==> flow/design.v <==
module iterator(
	clk,
	reset,
	en_ctrl, 
	i, 
	j, 
	k,
	l,
	m, 
	n,
	en_sum,
	en_save,
	fin_r,
	in_row,
	in_col
);
	parameter [8-1:0] CONV_DIM_IMG    = 32;  
	parameter [8-1:0] CONV_DIM_OUT    = 32;  
	parameter [8-1:0] CONV_DIM_KERNEL = 5;   
	parameter [8-1:0] CONV_OUT_CH     = 32;  
	parameter [8-1:0] CONV_DIM_CH     = 3;
	parameter [8-1:0] STRIDE          = 1;
	parameter [8-1:0] PADDING         = 2;
	input clk;
	input en_ctrl;
	input reset;
	output en_sum;
	output en_save;
	output reg fin_r;
	output reg [8-1:0] i;
	output reg [8-1:0] j; 
	output reg [8-1:0] k; 
	output reg [8-1:0] m; 
	output reg [8-1:0] n; 
	output reg [8-1:0] l; 
	output signed [8-1:0]  in_row, in_col;
	reg fin, finish;
	wire cond;
	assign in_row = (STRIDE * j) + m - PADDING;
	assign in_col = (STRIDE * k) + n - PADDING;
	assign cond   = en_ctrl & ~fin_r;
	assign en_sum = (en_ctrl && (l < CONV_DIM_CH) && (in_row >= 8'd0 && in_col >= 8'd0 && in_row < CONV_DIM_IMG && in_col < CONV_DIM_IMG)) ? 1'b1 : 1'b0;
	assign en_save = (m > 8'd0 || n > 8'd0) ? 1'b0 : (j < 8'd2) ? 1'd1 : (l == 8'd0) ? 1'd1 : 1'b0; 
	always @(posedge clk) begin
		if(reset) begin
			fin <= 0;
			fin_r <= 0;
		end else begin
			fin <= finish;
			fin_r <= fin;
		end
	end
	always @(posedge clk) begin
		if(reset) begin
			i <= 0;
			j <= 0;
			k <= 0;
			l <= 0;
			m <= 0;
			n <= 0;
			finish <= 0;
		end else if(cond) begin
		    if(en_sum) begin
				l <= l + 8'd1;
			end else begin
				l <= 0;
				n <= n + 8'd1;
				if(n == (CONV_DIM_KERNEL-1)) begin
			    	n <= 8'b0;
			    	m <= m + 8'b1;
			    	if(m == (CONV_DIM_KERNEL-1)) begin
			    		m <= 0;
			       		k <= k + 8'b1;
			       		if(k == (CONV_DIM_OUT-1)) begin
			           		k <= 0;
			           		j <= j + 8'b1;
			           		if(j == (CONV_DIM_OUT-1)) begin
				           		j <= 0;
				           		i <= i + 8'b1;
				           		if(i == (CONV_OUT_CH-1)) begin
				            		i <= 0;
					          		finish <= 1;
				           		end
				   	    	end
			           	end
		           	end
			    end
			end
		end
	end
endmodule
module addr_generator(
    clk,
    reset,
    enable,
    en_save,
    i,
    j,
    k,
    l,
    m,
    n,
    s_addr,
    w_addr,
    b_addr,
    save_addr
);
    parameter [8-1:0] CONV_DIM_IMG    = 32;
	parameter [8-1:0] CONV_DIM_KERNEL = 5;
	parameter [8-1:0] CONV_DIM_CH     = 3;
    parameter [8-1:0] CONV_OUT_CH     = 32;
    parameter [8-1:0] CONV_DIM_OUT    = 32;
    parameter [8-1:0] STRIDE          = 1;
    parameter [8-1:0] PADDING         = 2;
    parameter [8-1:0] KSIZE           = 4;
    input clk;
    input reset;
    input enable;
    input en_save;
    input [8-1:0] i;
    input [8-1:0] j;
    input [8-1:0] k;
    input [8-1:0] m;
    input [8-1:0] n;
    input [8-1:0] l;
    output reg [16-1:0] s_addr;
    output reg [16-1:0] w_addr;
    output reg [16-1:0] save_addr;
    output reg [16-1:0] b_addr;
    always @(posedge clk) begin
        if(reset) begin
            s_addr <= 0;
            w_addr <= 0;
            b_addr <= 0;
        end else if(enable) begin
            s_addr <= (((((STRIDE * j) + m - PADDING) * CONV_DIM_IMG) + ((STRIDE * k) + n - PADDING)) * CONV_DIM_CH) + l;
            w_addr <= (i * CONV_DIM_CH * CONV_DIM_KERNEL * CONV_DIM_KERNEL) + (((m * CONV_DIM_KERNEL) + (n)) * CONV_DIM_CH) + l;
            b_addr <= i;
        end
    end
    reg [7:0] i_r, j_r, k_r;
    reg [7:0] i_r1, j_r1, k_r1;
    always @(posedge clk) begin
        if (reset) begin
            i_r <= 0;
            j_r <= 0;
            k_r <= 0;
            i_r1 <= 0;
            j_r1 <= 0;
            k_r1 <= 0;
        end else begin
            i_r  <= i;
            i_r1 <= i_r;
            j_r <= j;
            j_r1 <= j_r;
            k_r <= k;
            k_r1 <= k_r;
        end
    end
    always @(posedge clk) begin
        if (reset) begin
            save_addr <= 0;
        end else if(en_save) begin
            if (j == 0 && k == 0) begin
                save_addr <= i_r1 + (((j_r1 * CONV_DIM_OUT) + (k_r1)) * CONV_OUT_CH);
            end else begin
                save_addr <= i + (((j * CONV_DIM_OUT) + (k[KSIZE:0]-1'b1)) * CONV_OUT_CH);
            end
        end
    end
endmodule  
module conv_ctrl(
    clk,
    reset,
    en_ctrl,
    s_addr,
    w_addr,
    b_addr,
    save_addr,
    en_sum,
    en_save,
    en_write,
    s_convout,
    en_sat,
    en_mac,
    en_mult_r,
    finish
);
    parameter [8-1:0] CONV_DIM_IMG    = 32;
    parameter [8-1:0] CONV_DIM_OUT    = 32;    
    parameter [8-1:0] CONV_DIM_KERNEL = 5;     
    parameter [8-1:0] CONV_DIM_CH     = 3;    
    parameter [8-1:0] CONV_OUT_CH     = 32;   
    parameter [8-1:0] STRIDE          = 1;    
    parameter [8-1:0] PADDING         = 2;    
    parameter [8-1:0] KSIZE           = 4;
    localparam [2:0] START     = 0;
    localparam [2:0] ITERATING = 1;
    localparam [2:0] SAVE      = 2;
    localparam [2:0] END       = 3;
    input clk;
    input reset;
    input en_ctrl;
    output [16-1:0] s_addr;
    output [16-1:0] w_addr;
    output [16-1:0] save_addr;
    output [16-1:0] b_addr;
    output finish;
    output en_sum, en_save;
    output en_mult_r;
    output reg en_write, en_mac, en_sat, s_convout;
    wire [8-1:0] i, j, k, l, m, n;
    wire signed [8-1:0] in_row, in_col;
    reg en_read;
    assign en_mult_r = (k >= 8'd2 || j == 8'd2) ? 1'b1 
                     : (k == 8'd1 || j == 8'd1) ? 1'b0 
                     : (m > 8'd0  || n > 8'd0) ? 1'b0 : 1'b1; 
    always @(posedge clk) begin
        if (reset) begin
            en_read   <= 1'b0;
            en_write  <= 1'b0;
            s_convout <= 1'b0;
            en_mac    <= 1'b0; 
            en_sat    <= 1'b0;
        end else if (en_ctrl) begin
            en_read   <= en_sum;
            en_mac    <= en_read;
            s_convout <= en_save;
            en_sat    <= en_save;
            en_write  <= en_sat;
        end
    end
    iterator #(
        .CONV_DIM_IMG(CONV_DIM_IMG),
        .CONV_DIM_OUT(CONV_DIM_OUT),
        .CONV_DIM_KERNEL(CONV_DIM_KERNEL),
        .CONV_OUT_CH(CONV_OUT_CH),
        .CONV_DIM_CH(CONV_DIM_CH),
        .STRIDE(STRIDE),
        .PADDING(PADDING)
    ) iter (
        .clk(clk),
        .reset(reset),
        .en_ctrl(en_ctrl),
        .i(i),
        .j(j),
        .k(k),
        .l(l),
        .m(m),
        .n(n),
        .en_sum(en_sum),
        .en_save(en_save),    
        .fin_r(finish),
        .in_row(in_row),
        .in_col(in_col)
    );
    addr_generator #(
        .CONV_DIM_IMG(CONV_DIM_IMG),
        .CONV_DIM_KERNEL(CONV_DIM_KERNEL),
        .CONV_DIM_CH(CONV_DIM_CH),
        .CONV_DIM_OUT(CONV_DIM_OUT),
        .CONV_OUT_CH(CONV_OUT_CH),
        .STRIDE(STRIDE),
        .PADDING(PADDING),
        .KSIZE(KSIZE)
    ) address_generator (
        .clk(clk),
        .reset(reset),
        .enable(en_sum),
        .en_save(s_convout),
        .i(i),
        .j(j),
        .k(k),
        .l(l),
        .m(m),
        .n(n),
        .s_addr(s_addr),
        .w_addr(w_addr),
        .b_addr(b_addr),
        .save_addr(save_addr)
    );
endmodule
module sig_altmult_accum
(
	input [7:0] dataa,
	input [7:0] datab,
	input clk, aclr, clken, sload,
	output signed [17:0] adder_out
);
	reg	signed [17:0] old_result;
	reg signed [17:0] accum_out;
	wire signed [17:0] multa;
	reg sload_reg;
	assign multa = $signed(dataa) * $signed(datab);
	always @ (accum_out, sload_reg)
	begin
		if (sload_reg)
			old_result <= 0;
		else
			old_result <= accum_out;
	end
	assign adder_out = accum_out;
	always @ (posedge clk)
	begin
		if (aclr)
		begin
			sload_reg <= 0;
			accum_out <= 0;
		end
		else if (clken)
		begin
			sload_reg <= sload;
			accum_out <= old_result + multa;
		end
	end
endmodule
module convolve(
    clk,
    reset,
    clken,
    s_convout,
    en_sat,
    en_mult_r,
    bias,
    signal,
    weight,
    convout
);
    parameter BIAS_SHIFT = 6;
    parameter OUT_SHIFT  = 9;
    input  clk, reset, clken, s_convout, en_sat, en_mult_r;
    input  [7:0] signal, weight;
    input  [7:0] bias;
    output wire signed [7:0] convout;
    wire signed [17:0] adder_out;
    reg signed  [17:0] conv_temp;
    sig_altmult_accum mac(
        .clk(clk),
        .aclr(reset | s_convout),
        .clken(clken),
        .sload(s_convout),
        .dataa(signal),
        .datab(weight),
        .adder_out(adder_out)
    );
    reg signed [17:0] multa_r;
    always @(posedge clk) begin
        if(reset) begin
            multa_r <= 18'b0;
        end else if(en_mult_r) begin
            if (clken && s_convout) begin
                multa_r <= $signed(signal) * $signed(weight);
            end
        end else begin
            multa_r <= 18'b0;
        end
    end
    always @(posedge clk) begin
        if(reset) begin
            conv_temp <= 18'b0;
        end else if(en_sat) begin
            conv_temp <= (adder_out + multa_r + ($signed(bias) <<< BIAS_SHIFT)) >>> OUT_SHIFT;
        end
    end
    assign convout = (conv_temp >  18'sd127) ?  8'd127  :
                     (conv_temp < -18'sd128) ? -8'd128  : conv_temp[7:0];
endmodule
module conv_engine(
    input         clk,
    input         reset,
    input         en_ctrl,
    output [15:0] s_addr,
    output [15:0] w_addr,
    output [15:0] b_addr,
    input  [7:0]  signal,
    input  [7:0]  weight,
    input  [7:0]  bias,
    output [15:0] save_addr,
    output [7:0]  convout,
    output        en_write,
    output        finish
);
    wire s_convout, en_save, en_sum;
    wire en_mac, en_sat, en_mult_r;
    conv_ctrl groundctrl (
        .clk(clk),
        .reset(reset),
        .en_ctrl(en_ctrl),
        .s_addr(s_addr),
        .w_addr(w_addr),
        .b_addr(b_addr),
        .save_addr(save_addr),
        .en_sum(en_sum),
        .en_save(en_save),
        .en_write(en_write),
        .s_convout(s_convout),
        .en_sat(en_sat),
        .en_mac(en_mac),
        .en_mult_r(en_mult_r),
        .finish(finish)
    );
    convolve conv (
        .clk(clk),
        .reset(reset),
        .clken(en_mac),
        .s_convout(en_write),
        .en_sat(en_sat),
        .en_mult_r(en_mult_r),
        .bias(bias),
        .signal(signal),
        .weight(weight),
        .convout(convout)
    );
endmodule
Appendix: tool output

## Reports on conv_engine

Tool output for the design above before and after an edit, in the order of the flow.
"before" refers to lines of the RTL above, "after" to lines of the edited file.
"difference" is "after" less "before", of the values as shown; "relative change" is that difference over "before", in percent.
Operators carry their Yosys type and port widths (W data, S select, Z words).
Library cell names are shortened.
Not given: -

| set-up | value |
|---|---|
| top | conv_engine |
| clock | clk |
| standard-cell library | sky130hd |
| corner | tt_025C_1v80 |

## Diff

Unified diff, file above to edited file.
This change comes from a script, not from a designer. The edited design behaves differently; no optimisation was intended.

```diff
@@ -375,5 +375,5 @@
     input  [7:0]  signal,
     input  [7:0]  weight,
-    input  [7:0]  bias,
+    input  [7:0]  bias_ext,
     output [15:0] save_addr,
     output [7:0]  convout,
@@ -381,4 +381,6 @@
     output        finish
 );
+    reg [7:0] bias;
+    always @(posedge clk) bias <= bias_ext;
     wire s_convout, en_save, en_sum;
     wire en_mac, en_sat, en_mult_r;
```

## After elaboration

Yosys after proc, flatten, opt, wreduce and memory -nomap, before mapping. Enables and synchronous resets that opt folds into registers are not counted as muxes. Memory bits, and registers merged into a memory's read port (data or address), are not among the register bits. Print and check cells are not counted.

Storage and ports:

| element | before | after | difference | relative change (%) |
|---|---|---|---|---|
| bits in registers | 201 | 209 | +8 | +3.98 |
| input port bits | 27 | 27 | 0 | 0.00 |
| output and inout bits | 74 | 74 | 0 | 0.00 |
| word-level cells | 122 | 123 | +1 | +0.82 |

Operators by class:

| element | before | after | difference | relative change (%) |
|---|---|---|---|---|
| add/sub/neg operators | 27 | 27 | 0 | 0.00 |
| $mul | 7 | 7 | 0 | 0.00 |
| magnitude comparators | 11 | 11 | 0 | 0.00 |
| equal/unequal tests | 8 | 8 | 0 | 0.00 |
| multiplexer cells | 17 | 17 | 0 | 0.00 |
| bitwise gates (word level) | 5 | 5 | 0 | 0.00 |
| reductions and logical operators | 20 | 20 | 0 | 0.00 |

Unchanged operator kinds not shown: 50.

## Depth

Depth = most cells in a row (Yosys ltp): at word level without a register or memory, in the mapped netlist without a sequential cell, where the memories' decode and read muxes count.

Depth:

| element | before | after | difference | relative change (%) |
|---|---|---|---|---|
| word-level depth | 10 | 10 | 0 | 0.00 |
| ABC_AREA | 0 | 0 | - | - |
| depth in mapped cells | 27 | 28 | +1 | +3.70 |
| gate-level depth less buffers | 27 | 28 | +1 | +3.70 |

## Mapped cells and area

The flow's flattened synthesis, as Yosys stat reports it; memories are mapped. The netlist is that of the ABC_AREA named above (0 if unset); the other value can give another one.

Cells by type:

| type | before | after | difference | relative change (%) |
|---|---|---|---|---|
| nor2_1 | 161 | 177 | +16 | +9.94 |
| xnor2_1 | 105 | 118 | +13 | +12.38 |
| a21o_1 | 38 | 29 | -9 | -23.68 |
| dfxtp_1 | 199 | 207 | +8 | +4.02 |
| a311oi_1 | 9 | 1 | -8 | -88.89 |
| clkbuf_1 | 46 | 39 | -7 | -15.22 |
| xor2_1 | 38 | 31 | -7 | -18.42 |
| a2111oi_0 | 8 | 1 | -7 | -87.50 |
| nor4_1 | 7 | 14 | +7 | +100.00 |
| mux2i_1 | 27 | 33 | +6 | +22.22 |
| inv_1 | 261 | 266 | +5 | +1.92 |
| nor2b_1 | 54 | 59 | +5 | +9.26 |
| a211oi_1 | 21 | 26 | +5 | +23.81 |
| or3_1 | 21 | 16 | -5 | -23.81 |
| and3_1 | 11 | 6 | -5 | -45.45 |
| nand3b_1 | 7 | 2 | -5 | -71.43 |
| o211ai_1 | 7 | 2 | -5 | -71.43 |
| nand2_1 | 180 | 176 | -4 | -2.22 |

Unchanged cell types not shown: 12.
Not every row of either side is listed.

Mapped netlist:

| element | before | after | difference | relative change (%) |
|---|---|---|---|---|
| cell count | 2049 | 2030 | -19 | -0.93 |
| chip area (Yosys) (mm^2) | 0.0175643 | 0.017473 | -0.0000913 | -0.52 |
| sequential area (mm^2) | 0.0039838 | 0.004144 | +0.0001602 | +4.02 |
| mapped flip-flops | 199 | 207 | +8 | +4.02 |
| buffers | 69 | 60 | -9 | -13.04 |

By module: a second synthesis without flattening, with its own total; a netlist apart from the flattened one above.

Unflattened totals:

| element | before | after | difference | relative change (%) |
|---|---|---|---|---|
| cell total of the unflattened synthesis | 2435 | 2443 | +8 | +0.33 |
| area (unflattened synthesis) (mm^2) | 0.021408 | 0.0215682 | +0.0001602 | +0.75 |

Each row is one instance without its submodules.

Modules, before:

| module | instances | cells | area (mm^2) | seq. area (mm^2) |
|---|---|---|---|---|
| addr_generator | 1 | 1039 | 0.0091375 | 0.0020019 |
| convolve | 1 | 497 | 0.0043617 | 0.0005005 |
| sig_altmult_accum | 1 | 416 | 0.0039726 | 0.0003804 |
| iterator | 1 | 453 | 0.003671 | 0.001021 |
| conv_ctrl | 1 | 30 | 0.0002653 | 0.0000801 |
| conv_engine | 1 | 0 | 0 | 0 |

Modules, after:

| module | instances | cells | area (mm^2) | seq. area (mm^2) |
|---|---|---|---|---|
| addr_generator | 1 | 1039 | 0.0091375 | 0.0020019 |
| convolve | 1 | 497 | 0.0043617 | 0.0005005 |
| sig_altmult_accum | 1 | 416 | 0.0039726 | 0.0003804 |
| iterator | 1 | 453 | 0.003671 | 0.001021 |
| conv_ctrl | 1 | 30 | 0.0002653 | 0.0000801 |
| conv_engine | 1 | 8 | 0.0001602 | 0.0001602 |

## Path before layout

Path of least setup slack by OpenSTA after synthesis, without wires, with an ideal clock, recovery checks aside; 20% of the period is set as input and as output delay. Where synthesis merged equal registers, the netlist keeps one of their names.

Timing after synthesis:

| element | before | after | difference | relative change (%) |
|---|---|---|---|---|
| path type | in2reg | in2reg | - | - |
| start | input signal[1] | input signal[7] | - | - |
| end | register conv.mac.accum_out[17] | register conv.mac.accum_out[17] | - | - |
| period (ns) | 10.0 | 10.0 | 0.0 | 0.00 |
| external input delay (ns) | 2.000 | 2.000 | 0.000 | 0.00 |
| library setup time (ns) | 0.116 | 0.101 | -0.015 | - |
| time at the first pin (ns) | 2.000 | 2.000 | 0.000 | 0.00 |
| arrival time (ns) | 7.230 | 6.961 | -0.269 | -3.72 |
| required time (ns) | 9.884 | 9.899 | +0.015 | +0.15 |
| path slack (ns) | 2.654 | 2.938 | +0.284 | - |
| path delay (ns) | 5.346 | 5.062 | -0.284 | -5.31 |
| driving pins on the path | 21 | 24 | +3 | +14.29 |
| buffers on the path | 0 | 0 | 0 | - |
| synthesis period reached (ns) | 7.346 | 7.062 | -0.284 | -3.87 |

"path delay" is the arrival time less input delay plus setup time.
"driving pins on the path" counts driving pins, that of a launching flip-flop among them; a cell with two outputs on the path counts twice.
"synthesis period reached" = period - worst setup slack (recovery checks aside). The figure is calculated, with input and output delays left at 20% of the set period.
Between the ends stands the longest chain of elaborated cells between them, by number of cells; it is not shown to be the way that was timed. Of several equally long chains one is given.
A line is the first line of the expression or statement that the cell stems from. Yosys adds cells for indexed reads and writes and turns some case tables into memories.

| on the way, after synthesis, before | value |
|---|---|
| cell sequence | nand2_1 -> fa_1 -> fa_1 -> fa_1 -> fa_1 -> inv_1 -> ha_1 -> a21o_1 -> a21oi_1 -> o21bai_1 -> a21oi_1 -> o21ai_0 -> a21oi_1 -> xnor2_1 -> ha_1 -> nand2_1 -> a2111oi_0 -> o31ai_1 -> o311ai_0 -> a21oi_1 -> a31o_2 |
| length of the longest elaborated chain | 2 |
| elaborated cells between the ends (all ways) | 2 |
| those cells by class | add/sub (1); mul (1) |

RTL lines, path after synthesis, before:

| element | RTL line | source |
|---|---|---|
| start: declaration | 375 | `input  [7:0]  signal,` |
| $mul A8 B8 Y16 | 294 | `assign multa = $signed(dataa) * $signed(datab);` |
| $add A18 B18 Y18 | 313 | `accum_out <= old_result + multa;` |
| end: assignment | 308 | `accum_out <= 0;` |
| end: assignment | 313 |  |
| end: declaration | 291 | `reg signed [17:0] accum_out;` |

Some nets on the timed path still bear RTL names; the line given drives or declares the net.

Nets with RTL names, path after synthesis, before:

| signal | RTL line |
|---|---|
| conv.mac.multa[12] | 294 |

| on the way, after synthesis, after | value |
|---|---|
| cell sequence | and2_1 -> fa_1 -> inv_1 -> fa_1 -> inv_1 -> fa_1 -> inv_1 -> fa_1 -> inv_1 -> ha_1 -> and2_1 -> o21ai_0 -> o31ai_1 -> o41ai_1 -> xnor2_1 -> inv_1 -> ha_1 -> o21ai_0 -> nor2_1 -> nor2_1 -> a211o_1 -> o31ai_1 -> a31oi_1 -> o41ai_1 |
| length of the longest elaborated chain | 2 |
| elaborated cells between the ends (all ways) | 2 |
| those cells by class | add/sub (1); mul (1) |

RTL lines, path after synthesis, after:

| element | RTL line | source |
|---|---|---|
| start: declaration | 375 | `input  [7:0]  signal,` |
| $mul A8 B8 Y16 | 294 | `assign multa = $signed(dataa) * $signed(datab);` |
| $add A18 B18 Y18 | 313 | `accum_out <= old_result + multa;` |
| end: assignment | 308 | `accum_out <= 0;` |
| end: assignment | 313 |  |
| end: declaration | 291 | `reg signed [17:0] accum_out;` |

Nets with RTL names, path after synthesis, after:

| signal | RTL line |
|---|---|
| conv.mac.multa[15] | 294 |

## Timing after layout

From the final timing report of each run of pair A: the path of least setup slack in the routed layout; clock arrival at registers is part of the times.

Timing after layout:

| element | before | after | difference | relative change (%) |
|---|---|---|---|---|
| path type | in2reg | in2reg | - | - |
| start | input weight[4] | input weight[4] | - | - |
| end | register conv.mac.accum_out[17] | register conv.mac.accum_out[17] | - | - |
| period (ns) | 10.0 | 10.0 | 0.0 | 0.00 |
| external input delay (ns) | 2.00 | 2.00 | 0.00 | 0.00 |
| library setup time (ns) | 0.10 | 0.10 | 0.00 | - |
| time at the first pin (ns) | 2.00 | 2.00 | 0.00 | 0.00 |
| arrival time (ns) | 8.66 | 8.09 | -0.57 | -6.58 |
| required time (ns) | 10.37 | 10.45 | +0.08 | +0.77 |
| path slack (ns) | 1.71 | 2.36 | +0.65 | - |
| driving pins on the path | 22 | 25 | +3 | +13.64 |
| buffers on the path | 1 | 1 | 0 | 0.00 |

Between the ends stands the longest chain of elaborated cells between them, by number of cells; it is not shown to be the way that was timed. Of several equally long chains one is given.

| on the way, after layout, before | value |
|---|---|
| cell sequence | clkdlybuf4s50_1 -> nand2_1 -> fa_1 -> fa_1 -> fa_1 -> fa_1 -> inv_1 -> ha_1 -> a21o_1 -> a21oi_1 -> o21bai_1 -> a21oi_1 -> o21ai_0 -> a21oi_1 -> xnor2_1 -> ha_1 -> nand2_1 -> a2111oi_0 -> o31ai_1 -> o311ai_0 -> a21oi_1 -> a31o_2 |
| length of the longest elaborated chain | 2 |
| elaborated cells between the ends (all ways) | 2 |
| those cells by class | add/sub (1); mul (1) |

RTL lines, path after layout, before:

| element | RTL line | source |
|---|---|---|
| start: declaration | 376 | `input  [7:0]  weight,` |
| $mul A8 B8 Y16 | 294 | `assign multa = $signed(dataa) * $signed(datab);` |
| $add A18 B18 Y18 | 313 | `accum_out <= old_result + multa;` |
| end: assignment | 308 | `accum_out <= 0;` |
| end: assignment | 313 |  |
| end: declaration | 291 | `reg signed [17:0] accum_out;` |

Some nets on the timed path still bear RTL names; the line given drives or declares the net.

Nets with RTL names, path after layout, before:

| signal | RTL line |
|---|---|
| conv.mac.multa[12] | 294 |

| on the way, after layout, after | value |
|---|---|
| cell sequence | clkdlybuf4s50_1 -> nand2_1 -> fa_1 -> fa_1 -> fa_1 -> fa_1 -> inv_1 -> ha_1 -> a21o_1 -> a21oi_1 -> o21bai_1 -> a21oi_1 -> o21bai_1 -> a21oi_1 -> o21ai_0 -> nor2_1 -> xnor2_1 -> ha_1 -> nand2_1 -> nand2b_1 -> a41oi_1 -> a21boi_0 -> o31ai_1 -> a31oi_1 -> o41ai_1 |
| length of the longest elaborated chain | 2 |
| elaborated cells between the ends (all ways) | 2 |
| those cells by class | add/sub (1); mul (1) |

RTL lines, path after layout, after:

| element | RTL line | source |
|---|---|---|
| start: declaration | 376 | `input  [7:0]  weight,` |
| $mul A8 B8 Y16 | 294 | `assign multa = $signed(dataa) * $signed(datab);` |
| $add A18 B18 Y18 | 313 | `accum_out <= old_result + multa;` |
| end: assignment | 308 | `accum_out <= 0;` |
| end: assignment | 313 |  |
| end: declaration | 291 | `reg signed [17:0] accum_out;` |

Nets with RTL names, path after layout, after:

| signal | RTL line |
|---|---|
| conv.mac.multa[14] | 294 |

## Measured runs

Both versions went through the flow (Yosys, OpenROAD) with the same settings in each pair. Constraints: input delay and output delay 20% of the set period each, output load 0.01 pF.

| settings, pair A | value |
|---|---|
| CORE_UTILIZATION | 40 |
| period_ns | 10.0 |
| CAP_MARGIN | 20 |
| CORE_MARGIN | 2 |
| SLEW_MARGIN | 20 |

Measured results, pair A:

| element | before | after | difference | relative change (%) |
|---|---|---|---|---|
| post-synthesis cell area (mm^2) | 0.0175643 | 0.017473 | -0.0000913 | -0.52 |
| total die area (mm^2) | 0.0456036 | 0.0453711 | -0.0002325 | -0.51 |
| utilization of the finished layout (%) | 45.4 | 45.9 | +0.5 | - |
| worst setup slack after layout (ns) | 1.709 | 2.358 | +0.649 | - |
| total design power (µW) | 2881 | 3102 | +221 | +7.67 |

| settings, pair B | value |
|---|---|
| CELL_PAD_IN_SITES_DETAIL_PLACEMENT | 0 |
| CELL_PAD_IN_SITES_GLOBAL_PLACEMENT | 0 |
| CORE_UTILIZATION | 52 |
| CTS_CLUSTER_DIAMETER | 393 |
| GPL_ROUTABILITY_DRIVEN | 1 |
| MIN_ROUTING_LAYER | met1 |
| PLACE_DENSITY_LB_ADDON | 0.0 |
| SETUP_SLACK_MARGIN | 1.24 |
| SLEW_MARGIN | 35 |
| TNS_END_PERCENT | 15 |
| period_ns | 4.93 |
| CAP_MARGIN | 20 |
| CORE_MARGIN | 2 |

Measured results, pair B:

| element | before | after | difference | relative change (%) |
|---|---|---|---|---|
| post-synthesis cell area (mm^2) | 0.0175643 | 0.017473 | -0.0000913 | -0.52 |
| total die area (mm^2) | 0.0352632 | 0.035085 | -0.0001782 | -0.51 |
| utilization of the finished layout (%) | 72.7 | 71.7 | -1.0 | - |
| worst setup slack after layout (ns) | -0.828 | -0.634 | +0.194 | - |
| total design power (µW) | 8668 | 9343 | +675 | +7.79 |

By "total design power" is meant OpenSTA's value without simulated activity: inputs other than the clock are taken to toggle once in ten clock periods, and the tool carries that through the logic.
